==> flow/design.v <==
module binary2deg(
	input i_clk,
	input i_rst,
	input i_start,
	input[63:0] i_decimal,
	input[3:0] i_frccnt,
	output[13:0] o_deg,
	output o_finished
	);
enum {IDLE,D2B1,D2B2,SHIFT,B2D,END} state_w,state_r;
logic[13:0] deg_w,deg_r;
logic[21:0] devider_w,devider_r;
logic[34:0] tmp_w,tmp_r;
logic[63:0] decimal_w,decimal_r;
logic[21:0] binary_w,binary_r;
logic[3:0] cnt_w,cnt_r;
logic[3:0] frccnt_w,frccnt_r;
logic finished;
assign o_finished = finished;
assign o_deg = deg_r;
always@(*) begin
	deg_w = deg_r;
	devider_w = devider_r;
	tmp_w = tmp_r;
	decimal_w = decimal_r;
	binary_w = binary_r;
	cnt_w = cnt_r;
	frccnt_w = frccnt_r;
	state_w = state_r;
	finished = 0;
	case(state_r)
		IDLE: begin
			if(i_start) begin
				state_w = D2B1;
				decimal_w = i_decimal;
				frccnt_w = i_frccnt;
				tmp_w = 0;
			end
			else begin
				state_w = state_r;
				decimal_w = 0;
			end
			binary_w = 0;
			devider_w = 22'b101101000000000000000;
			finished = 0;
		end
		D2B1: begin
			if(decimal_r[3:0] < 10) begin
				tmp_w = (tmp_r >> 4)+(tmp_r >> 5)+(tmp_r >> 8)+(tmp_r >> 9)+(tmp_r >> 12)+(tmp_r >> 13)+{18'd0,decimal_r[3:0],13'd0};
				state_w = state_r;
			end
			else begin
				tmp_w = tmp_r;
				state_w = D2B2;
			end
			decimal_w = decimal_r >> 4;
		end
		D2B2: begin
			if(cnt_r == (frccnt_r - 1)) begin
				state_w = SHIFT;
				cnt_w = 0;
			end
			else begin
				state_w = state_r;
				cnt_w = cnt_r + 1;
			end
			tmp_w = (tmp_r >> 4)+(tmp_r >> 5)+(tmp_r >> 8)+(tmp_r >> 9)+(tmp_r >> 12)+(tmp_r >> 13)+{18'd0,decimal_r[3:0],13'd0};
			decimal_w = decimal_r >> 4;
		end
		SHIFT: begin
			tmp_w = (tmp_r << 3) + (tmp_r << 1);
			if(cnt_r == (frccnt_r - 2)) begin
				state_w = B2D;
				binary_w = tmp_w[21:0];
				cnt_w = 0;
			end
			else begin
				state_w = state_r;
				cnt_w = cnt_r + 1;
			end
		end
		B2D: begin
			if(cnt_r == 13) begin
				state_w = END;
				cnt_w = 0;
			end
			else begin
				state_w = state_r;
				cnt_w = cnt_r + 1;
			end
			if(binary_r < devider_r) begin
				deg_w = {deg_r[12:0],1'b0};
				binary_w = binary_r;
			end
			else begin
				deg_w = {deg_r[12:0],1'b1};
				binary_w = binary_r - devider_r;
			end
			devider_w = devider_r >> 1;
			finished = 0;
		end
		END: begin
			finished = 1;
			state_w = IDLE;
		end
	endcase
end
always@(posedge i_clk or negedge i_rst) begin
	if(!i_rst) begin
		devider_r <= 22'b0101101000000000000000;
		binary_r <= 0;
		deg_r <= 0;
		cnt_r <= 0;
		state_r <= IDLE;
		decimal_r <= 64'd0;
		tmp_r <= 35'd0;
		frccnt_r <= 0;
	end
	else begin
		devider_r <= devider_w;
		binary_r <= binary_w;
		deg_r <= deg_w;
		cnt_r <= cnt_w;
		state_r <= state_w;
		decimal_r <= decimal_w;
		tmp_r <= tmp_w;
		frccnt_r <= frccnt_w;
	end
end
endmodule
module synchro(
	input i_clk,
	input i_rst,
	input i_write,
	input[7:0] i_char,
	output o_full,
	output o_check,
	output[14 - 1:0] o_deg
	);
integer i;
enum {IDLE,IDT,DATA,DEG,CHECK} state_w,state_r;
logic[7:0] cnt_w,cnt_r;
logic[7:0] char_w[7:0],char_r[7:0];
logic[2:0] r_w,r_r,w_w,w_r;
logic[7:0] char;
logic[7:0] check_w,check_r;
logic[7:0] checksum_w,checksum_r,tmp;
logic check;
logic[23:0] SI_w,SI_r;
logic[3:0] pos;
enum {INT,FRC} dstate_w,dstate_r;
logic[63:0] decimal_w,decimal_r;
logic[13:0] deg,deg_w,deg_r;
logic[3:0] frccnt_w,frccnt_r;
logic finished;
binary2deg xbinary2deg(.i_clk(i_clk),.i_rst(i_rst),.i_start(check && (pos == 1)),.i_decimal(decimal_r),.i_frccnt(frccnt_r),.o_deg(deg),.o_finished(finished));
assign o_full = ((w_r + 1) == r_r)? 1 : 0;
assign o_check = check;
assign o_deg = deg_r;
always@(*) begin
	for(i = 0; i < 8; i = i + 1) begin
		char_w[i] = char_r[i];
	end
	if(i_write) begin
		w_w = w_r + 1;
		char_w[w_r] = i_char;
	end
	else begin
		w_w = w_r;
	end
	if(w_r != r_r) begin
		char = char_r[r_r];
		r_w = r_r + 1;
	end
	else begin
		char = 0;
		r_w = r_r;
	end
end
always@(*) begin
	pos = 0;
	case(SI_r)
		{"H","D","G"} : begin
			pos = 1;
		end
		{"H","D","T"} : begin
			pos = 1;
		end
	endcase
end
always@(*) begin
	if(finished)
		deg_w = deg;
	else
		deg_w = deg_r;
end
always@(*) begin
	check = 0;
	checksum_w = checksum_r;
	SI_w = SI_r;
	decimal_w = decimal_r;
	tmp = 0;
	frccnt_w = frccnt_r;
	state_w = state_r;
	dstate_w = dstate_r;
	cnt_w = cnt_r;
	check_w = check_r;
	if(w_r != r_r) begin
		case(state_r)
			IDLE: begin
				check_w = 0;
				decimal_w = 0;
				frccnt_w = 0;
				dstate_w = INT;
				if(char == "$") begin
					state_w = IDT;
				end
				else begin
					state_w = state_r;
				end
				cnt_w = 0;
			end
			IDT: begin
				if(cnt_r == 4) begin
					state_w = DATA;
					cnt_w = 0;
					SI_w = (SI_r << 8) + {16'd0,char};
				end
				else if(cnt_r > 1) begin
					state_w = state_r;
					cnt_w = cnt_r + 1;
					SI_w = (SI_r << 8) + {16'd0,char};
				end
				else begin
					state_w = state_r;
					SI_w = SI_r;
					cnt_w = cnt_r + 1;
				end
				check_w = check_r ^ char;
			end
			DATA: begin
				if(char == "*") begin
					state_w = CHECK;
					cnt_w = 0;
					check_w = check_r;
				end
				else if(char == ",") begin
					cnt_w = cnt_r + 1;
					check_w = check_r ^ char;
					if(cnt_r == (pos - 1)) begin
						state_w = DEG;
					end
					else begin
						state_w = state_r;
					end
				end
				else begin
					state_w = state_r;
					cnt_w = cnt_r;
					check_w = check_r ^ char;
				end
			end
			DEG: begin
				tmp = char - "0";
				if(char == ".") begin
					dstate_w = FRC;
					state_w = state_r;
					cnt_w = cnt_r;
					frccnt_w = frccnt_r;
					decimal_w = (decimal_r << 4) + {60'd0,tmp[3:0]};
				end
				else if(char == ",") begin
					dstate_w = INT;
					state_w = DATA;
					cnt_w = cnt_r;
					frccnt_w = frccnt_r;
					decimal_w = decimal_r;
				end
				else begin
					state_w = state_r;
					dstate_w = dstate_r;
					cnt_w = cnt_r;
					decimal_w = (decimal_r << 4) + {60'd0,tmp[3:0]};
					if(dstate_r == FRC) begin
						frccnt_w = frccnt_r;
					end
					else begin
						frccnt_w = frccnt_r + 1;
					end
				end
				check_w = check_r ^ char;
			end
			CHECK: begin
				if(char == 8'hd) begin
					state_w = IDLE;
					cnt_w = 0;
					if(check_r == checksum_r) begin
						check = 1;
					end
					else begin
						check = 0;
					end
				end
				else begin
					if((char > "/") && (char < ":")) begin
						tmp = char - "0";
						checksum_w = cnt_r == 0 ? {tmp[3:0],4'd0} : {checksum_r[7:4],tmp[3:0]};
					end
					else if((char > "@") && (char < "G")) begin
						tmp = char - "A" + 8'd10;
						checksum_w = cnt_r == 0 ? {tmp[3:0],4'd0} : {checksum_r[7:4],tmp[3:0]};
					end
					else begin
						checksum_w = checksum_r;
					end
					cnt_w = cnt_r + 1;
				end
			end
		endcase
	end
	else begin
		state_w = state_r;
		cnt_w = cnt_r;
		checksum_w = checksum_r;
		check_w = check_r;
	end
end
always@(posedge i_clk or negedge i_rst) begin
	if(!i_rst) begin
		state_r <= IDLE;
		dstate_r <= INT;
		cnt_r <= 0;
		deg_r <= 0;
		checksum_r <= 0;
		check_r <= 0;
		SI_r <= 0;
		r_r <= 0;
		w_r <= 0;
		decimal_r <= 0;
		frccnt_r <= 0;
		for(i = 0; i < 8; i = i + 1) begin
			char_r[i] <= 0;
		end
	end
	else begin
		state_r <= state_w;
		dstate_r <= dstate_w;
		cnt_r <= cnt_w;
		deg_r <= deg_w;
		checksum_r <= checksum_w;
		check_r <= check_w;
		SI_r <= SI_w;
		r_r <= r_w;
		w_r <= w_w;
		decimal_r <= decimal_w;
		frccnt_r <= frccnt_w;
		for(i = 0; i < 8; i = i + 1) begin
			char_r[i] <= char_w[i];
		end
	end
end
endmodule
==> From RTL to reports: synchro <==
What the tools print for synchro, step after step.
Line numbers count from 1 in the design file above.
Operators: Yosys type, input widths -> output width; for muxes data width and select width s.
Cell names lack the library's common part.
{ "inputs": {"top_module": "synchro", "clk_port": "i_clk", "lib": "sky130hd", "corner": "tt_025C_1v80"} }

==> Word-level counts <==
Yosys after proc, flatten, opt, wreduce and memory -nomap, before mapping. Print and check cells are not counted. Equal cells are merged and count once.
{ "word_totals": {"ff_bits": 461, "latch_bits": 0, "mem_bits_rw": 0, "romBits": 0, "clocked_rd_ports_x_width": 0, "memories": 0, "output_inout_bits": 16, "elab_cells": 246} }
{ "op_classes": {"n_addsub": 21, "multipliers": 0, "div": 0, "n_cmp": 7, "eq_ne": 59, "shifts": 0, "muxes": 69, "n_logic": 10, "reduce_logical": 52} }
{ "ops": {"columns": ["op", "n"], "rows": [
  ["$mux 32", 15],
  ["$pmux 64 s2", 2],
  ["$pmux 32 s6", 1],
  ["$mux 64", 3],
  ["$pmux 32 s5", 1],
  ["$mux 8", 18],
  ["$pmux 35 s4", 1],
  ["$eq 32x2->1 const B", 4],
  ["$eq 32x1->1 const B", 3],
  ["$eq 32x3->1 const B", 3],
  ["$mux 35", 2],
  ["$pmux 22 s3", 1],
  ["$logic_not 32->1", 2],
  ["$eq 4x32->1", 2],
  ["$add 64x4->64", 1],
  ["$pmux 32 s2", 1],
  ["$pmux 8 s8", 1],
  ["$reduce_or 7->1", 8],
  ["$eq 24x23->1 const B", 2],
  ["$mux 24", 2],
  ["$pmux 22 s2", 1],
  ["$mux 22", 2],
  ["$add 35x17->35", 1],
  ["$add 35x22->35", 1],
  ["$add 35x23->35", 1],
  ["$add 35x26->35", 1],
  ["$add 35x27->35", 1],
  ["$add 35x35->35", 1]
]} }
Other operator kinds: 56; their cells: 136.

==> Longest topological paths <==
Depth = most cells in a row (Yosys ltp): at word level without a register or memory, in the mapped netlist without a sequential cell, where the memories' decode and read muxes count.
{ "depth": {"ltp_word": 10, "ABC_AREA": 0, "mapped_depth": 26, "ltp_nobuf": 26} }

==> Netlist <==
Yosys stat after the flow's synthesis: flattened, memories mapped to cells. It holds for the ABC_AREA given above (unset counts as 0); a run with the other value may have another netlist.
{ "synth_totals": {"cells": 2650, "yosys_area_um2": 24661.2, "sequential_area_um2": 9416.5, "ffs": 376, "n_buf": 122} }
{ "types": {"columns": ["cell_type", "n"], "rows": [
  ["dfrtp_1", 370],
  ["ha_1", 148],
  ["fa_1", 78],
  ["mux2_2", 121],
  ["nand2_1", 324],
  ["o21ai_0", 197],
  ["a21oi_1", 192],
  ["inv_1", 205],
  ["xnor2_1", 69],
  ["nor2_1", 137],
  ["and3_1", 79],
  ["a21o_1", 53],
  ["clkbuf_1", 87],
  ["xor2_1", 36],
  ["nand3_1", 61],
  ["o31ai_1", 34],
  ["nor3_1", 42],
  ["a221oi_1", 20]
]} }
Other cell types: 66; their cells: 397.
The figures by module come from a second, unflattened synthesis with its own total; it is not the netlist above.
{ "hier_totals": {"cells_unflattened": 2468, "area_unflattened_um2": 24424.7} }
Each row is one instance without its submodules.
{ "modules": {"columns": ["module", "n_inst", "cells", "area_um2", "seq_area_um2"], "rows": [
  ["binary2deg", 1, 1692, 15004.4, 4260.3],
  ["synchro", 1, 776, 9420.3, 5156.2]
]} }

==> Timing after synthesis <==
Source: OpenSTA report_checks on the synthesized netlist (no wires, ideal clock, input and output delay 20% of the period each), path of least setup slack; recovery checks are left aside. Register names are those of the netlist, which keeps one name where synthesis merged equal registers.
{ "synth_path": {"path_type": "reg-to-reg", "startpoint": "register xbinary2deg.tmp_r[5]", "endpoint": "register xbinary2deg.tmp_r[31]", "period_ns": 10.0, "setup_time_ns": 0.137, "launch_ns": 0.000, "t_arrival_ns": 5.801, "required_ns": 9.863, "path_slack_ns": 4.063, "path_delay_ns": 5.938, "path_stages": 27, "period_less_setup_slack_ns": 5.937} }
"path_delay_ns" = arrival - input delay + setup time.
"path_stages" counts driving pins, that of a launching flip-flop among them; a cell with two outputs on the path counts twice.
"period_less_setup_slack_ns" = period - worst setup slack (recovery checks aside). The figure is calculated, with input and output delays left at 20% of the set period.
The rows between start and end are the longest chain of elaborated cells between them; the timing report does not say that the signal goes this way. Where chains are equally long, one stands for them.
A line is the first line of the expression or statement that the cell stems from. Yosys adds cells for indexed reads and writes and turns some case tables into memories.
{ "synth_via": {"cell_sequence": "dfrtp_1 ha_1 inv_1 fa_1 nand2b_1 a21oi_1 a21oi_1 o21ai_1 o31ai_1 o41ai_1 a21oi_1 xnor2_1 fa_1 inv_1 fa_1 fa_1 inv_1 ha_1 nand2_1 o21ai_0 o2111ai_1 or2_2 o211ai_1 a31oi_1 a2111oi_0 or3_1 o211ai_1", "elab_chain_cells": 8} }
{ "synth_lines": {"columns": ["item", "line_no", "source"], "rows": [
  ["from (decl)", 13, "logic[34:0] tmp_w,tmp_r;"],
  ["from (assign)", 116, "tmp_r <= 35'd0;"],
  ["from (assign)", 126, "tmp_r <= tmp_w;"],
  ["$add 31x30->32", 49, "tmp_w = (tmp_r >> 4)+(tmp_r >> 5)+(tmp_r >> 8)+(tmp_r >> 9)+(tmp_r >> 12)+(tmp_r >> 13)+{18'd0,decimal_r[3:0], ..."],
  ["$add 35x27->35", 49, null],
  ["$add 35x26->35", 49, null],
  ["$add 35x23->35", 49, null],
  ["$add 35x22->35", 49, null],
  ["$add 35x17->35", 49, null],
  ["$mux 35", 48, "if(decimal_r[3:0] < 10) begin"],
  ["$pmux 35 s4", 31, "case(state_r)"],
  ["to (assign)", 116, null],
  ["to (assign)", 126, null],
  ["to (decl)", 13, null]
]} }

==> Path in the finished layout <==
Path of least setup slack in the final report of stored run 1 (OpenROAD, finished layout, wires in). Where an end is a register, its clock arrival counts in the times.
{ "layout_path": {"path_type": "reg-to-reg", "startpoint": "register xbinary2deg.tmp_r[5]", "endpoint": "register xbinary2deg.tmp_r[31]", "period_ns": 10.6, "setup_time_ns": 0.14, "launch_ns": 0.59, "t_arrival_ns": 7.91, "required_ns": 11.04, "path_slack_ns": 3.13, "path_stages": 27} }
The rows between start and end are the longest chain of elaborated cells between them; the timing report does not say that the signal goes this way. Where chains are equally long, one stands for them.
{ "layout_via": {"cell_sequence": "dfrtp_1 ha_1 inv_1 fa_1 nand2b_1 a21oi_1 a21oi_1 o21ai_1 o31ai_1 o41ai_1 a21oi_1 xnor2_1 fa_1 inv_1 fa_1 fa_1 inv_1 ha_1 nand2_1 o21ai_0 o2111ai_1 or2_2 o211ai_1 a31oi_1 a2111oi_0 or3_1 o211ai_1", "elab_chain_cells": 8} }
{ "layout_lines": {"columns": ["item", "line_no", "source"], "rows": [
  ["from (decl)", 13, "logic[34:0] tmp_w,tmp_r;"],
  ["from (assign)", 116, "tmp_r <= 35'd0;"],
  ["from (assign)", 126, "tmp_r <= tmp_w;"],
  ["$add 31x30->32", 49, "tmp_w = (tmp_r >> 4)+(tmp_r >> 5)+(tmp_r >> 8)+(tmp_r >> 9)+(tmp_r >> 12)+(tmp_r >> 13)+{18'd0,decimal_r[3:0], ..."],
  ["$add 35x27->35", 49, null],
  ["$add 35x26->35", 49, null],
  ["$add 35x23->35", 49, null],
  ["$add 35x22->35", 49, null],
  ["$add 35x17->35", 49, null],
  ["$mux 35", 48, "if(decimal_r[3:0] < 10) begin"],
  ["$pmux 35 s4", 31, "case(state_r)"],
  ["to (assign)", 116, null],
  ["to (assign)", 126, null],
  ["to (decl)", 13, null]
]} }

Memo
Re: implementation data of synchro

Measured data: module synchro, platform sky130hd, 4 stored runs of the flow under differing settings, order arbitrary. Input and output delays are each 20% of the period that was set; the output load is 0.01 pF.
"clock_period_reached_ns": clock period set for the run, less the worst setup slack. It is reckoned from that one timing run; input and output delays stay at 20% of the period that was set.
"worst_path_ns" = time allowed to the worst setup path (clock period - input delay - output delay, where it has them) - its slack; a late launch clock adds to it, a late capture clock takes from it.
"power_total_w": no workload was simulated; the value follows from the tool's default switching activity.
[
  {
    "run": "stored run 1",
    "settings": { "ABC_AREA": 0, "CORE_UTILIZATION": 32, "GPL_TIMING_DRIVEN": 0, "MAX_ROUTING_LAYER": "met5", "SETUP_SLACK_MARGIN": -0.83, "period_ns": 10.6, "CAP_MARGIN": 20, "CORE_MARGIN": 2, "SLEW_MARGIN": 20 },
    "results": { "tns_ns": 0.000, "worst_setup_slack_ns": 3.132, "final_stdcell_area_um2": 27737.9, "power_total_w": 0.004125, "synth_chip_area_um2": 24661.2, "worst_path_ns": 7.47, "critical_path_kind": "reg-to-reg", "clock_period_reached_ns": 7.468, "final_die_area_um2": 79301.4 }
  },
  {
    "run": "stored run 2",
    "settings": { "CAP_MARGIN": 5, "CORE_UTILIZATION": 29, "GPL_ROUTABILITY_DRIVEN": 1, "PLACE_DENSITY": 0.79, "period_ns": 4.65, "CORE_MARGIN": 2, "SLEW_MARGIN": 20 },
    "results": { "final_die_area_um2": 87388.2, "tns_ns": -27.238, "clock_period_reached_ns": 6.015, "synth_chip_area_um2": 24661.2, "worst_setup_slack_ns": -1.365, "final_stdcell_area_um2": 30214.0, "power_total_w": 0.009732, "worst_path_ns": 6.01, "critical_path_kind": "reg-to-reg" }
  },
  {
    "run": "stored run 3",
    "settings": { "ABC_AREA": 1, "CAP_MARGIN": 15, "CELL_PAD_IN_SITES_DETAIL_PLACEMENT": 2, "CELL_PAD_IN_SITES_GLOBAL_PLACEMENT": 1, "CORE_ASPECT_RATIO": 1.65, "CORE_MARGIN": 3, "CORE_UTILIZATION": 59, "CTS_CLUSTER_DIAMETER": 352, "CTS_CLUSTER_SIZE": 77, "GPL_TIMING_DRIVEN": 0, "HOLD_SLACK_MARGIN": -0.06, "MIN_ROUTING_LAYER": "met2", "PLACE_DENSITY_LB_ADDON": 0.22, "SLEW_MARGIN": 30, "period_ns": 6.72 },
    "outcome": "stopped before the end: placement reported DPL-0033"
  },
  {
    "run": "stored run 4",
    "settings": { "CORE_UTILIZATION": 38, "period_ns": 6.98, "CAP_MARGIN": 20, "CORE_MARGIN": 2, "SLEW_MARGIN": 20 },
    "results": { "clock_period_reached_ns": 6.491, "synth_chip_area_um2": 24661.2, "final_die_area_um2": 66951.6, "tns_ns": 0.000, "worst_path_ns": 6.49, "critical_path_kind": "reg-to-reg", "final_stdcell_area_um2": 27201.1, "power_total_w": 0.006358, "worst_setup_slack_ns": 0.489 }
  }
]
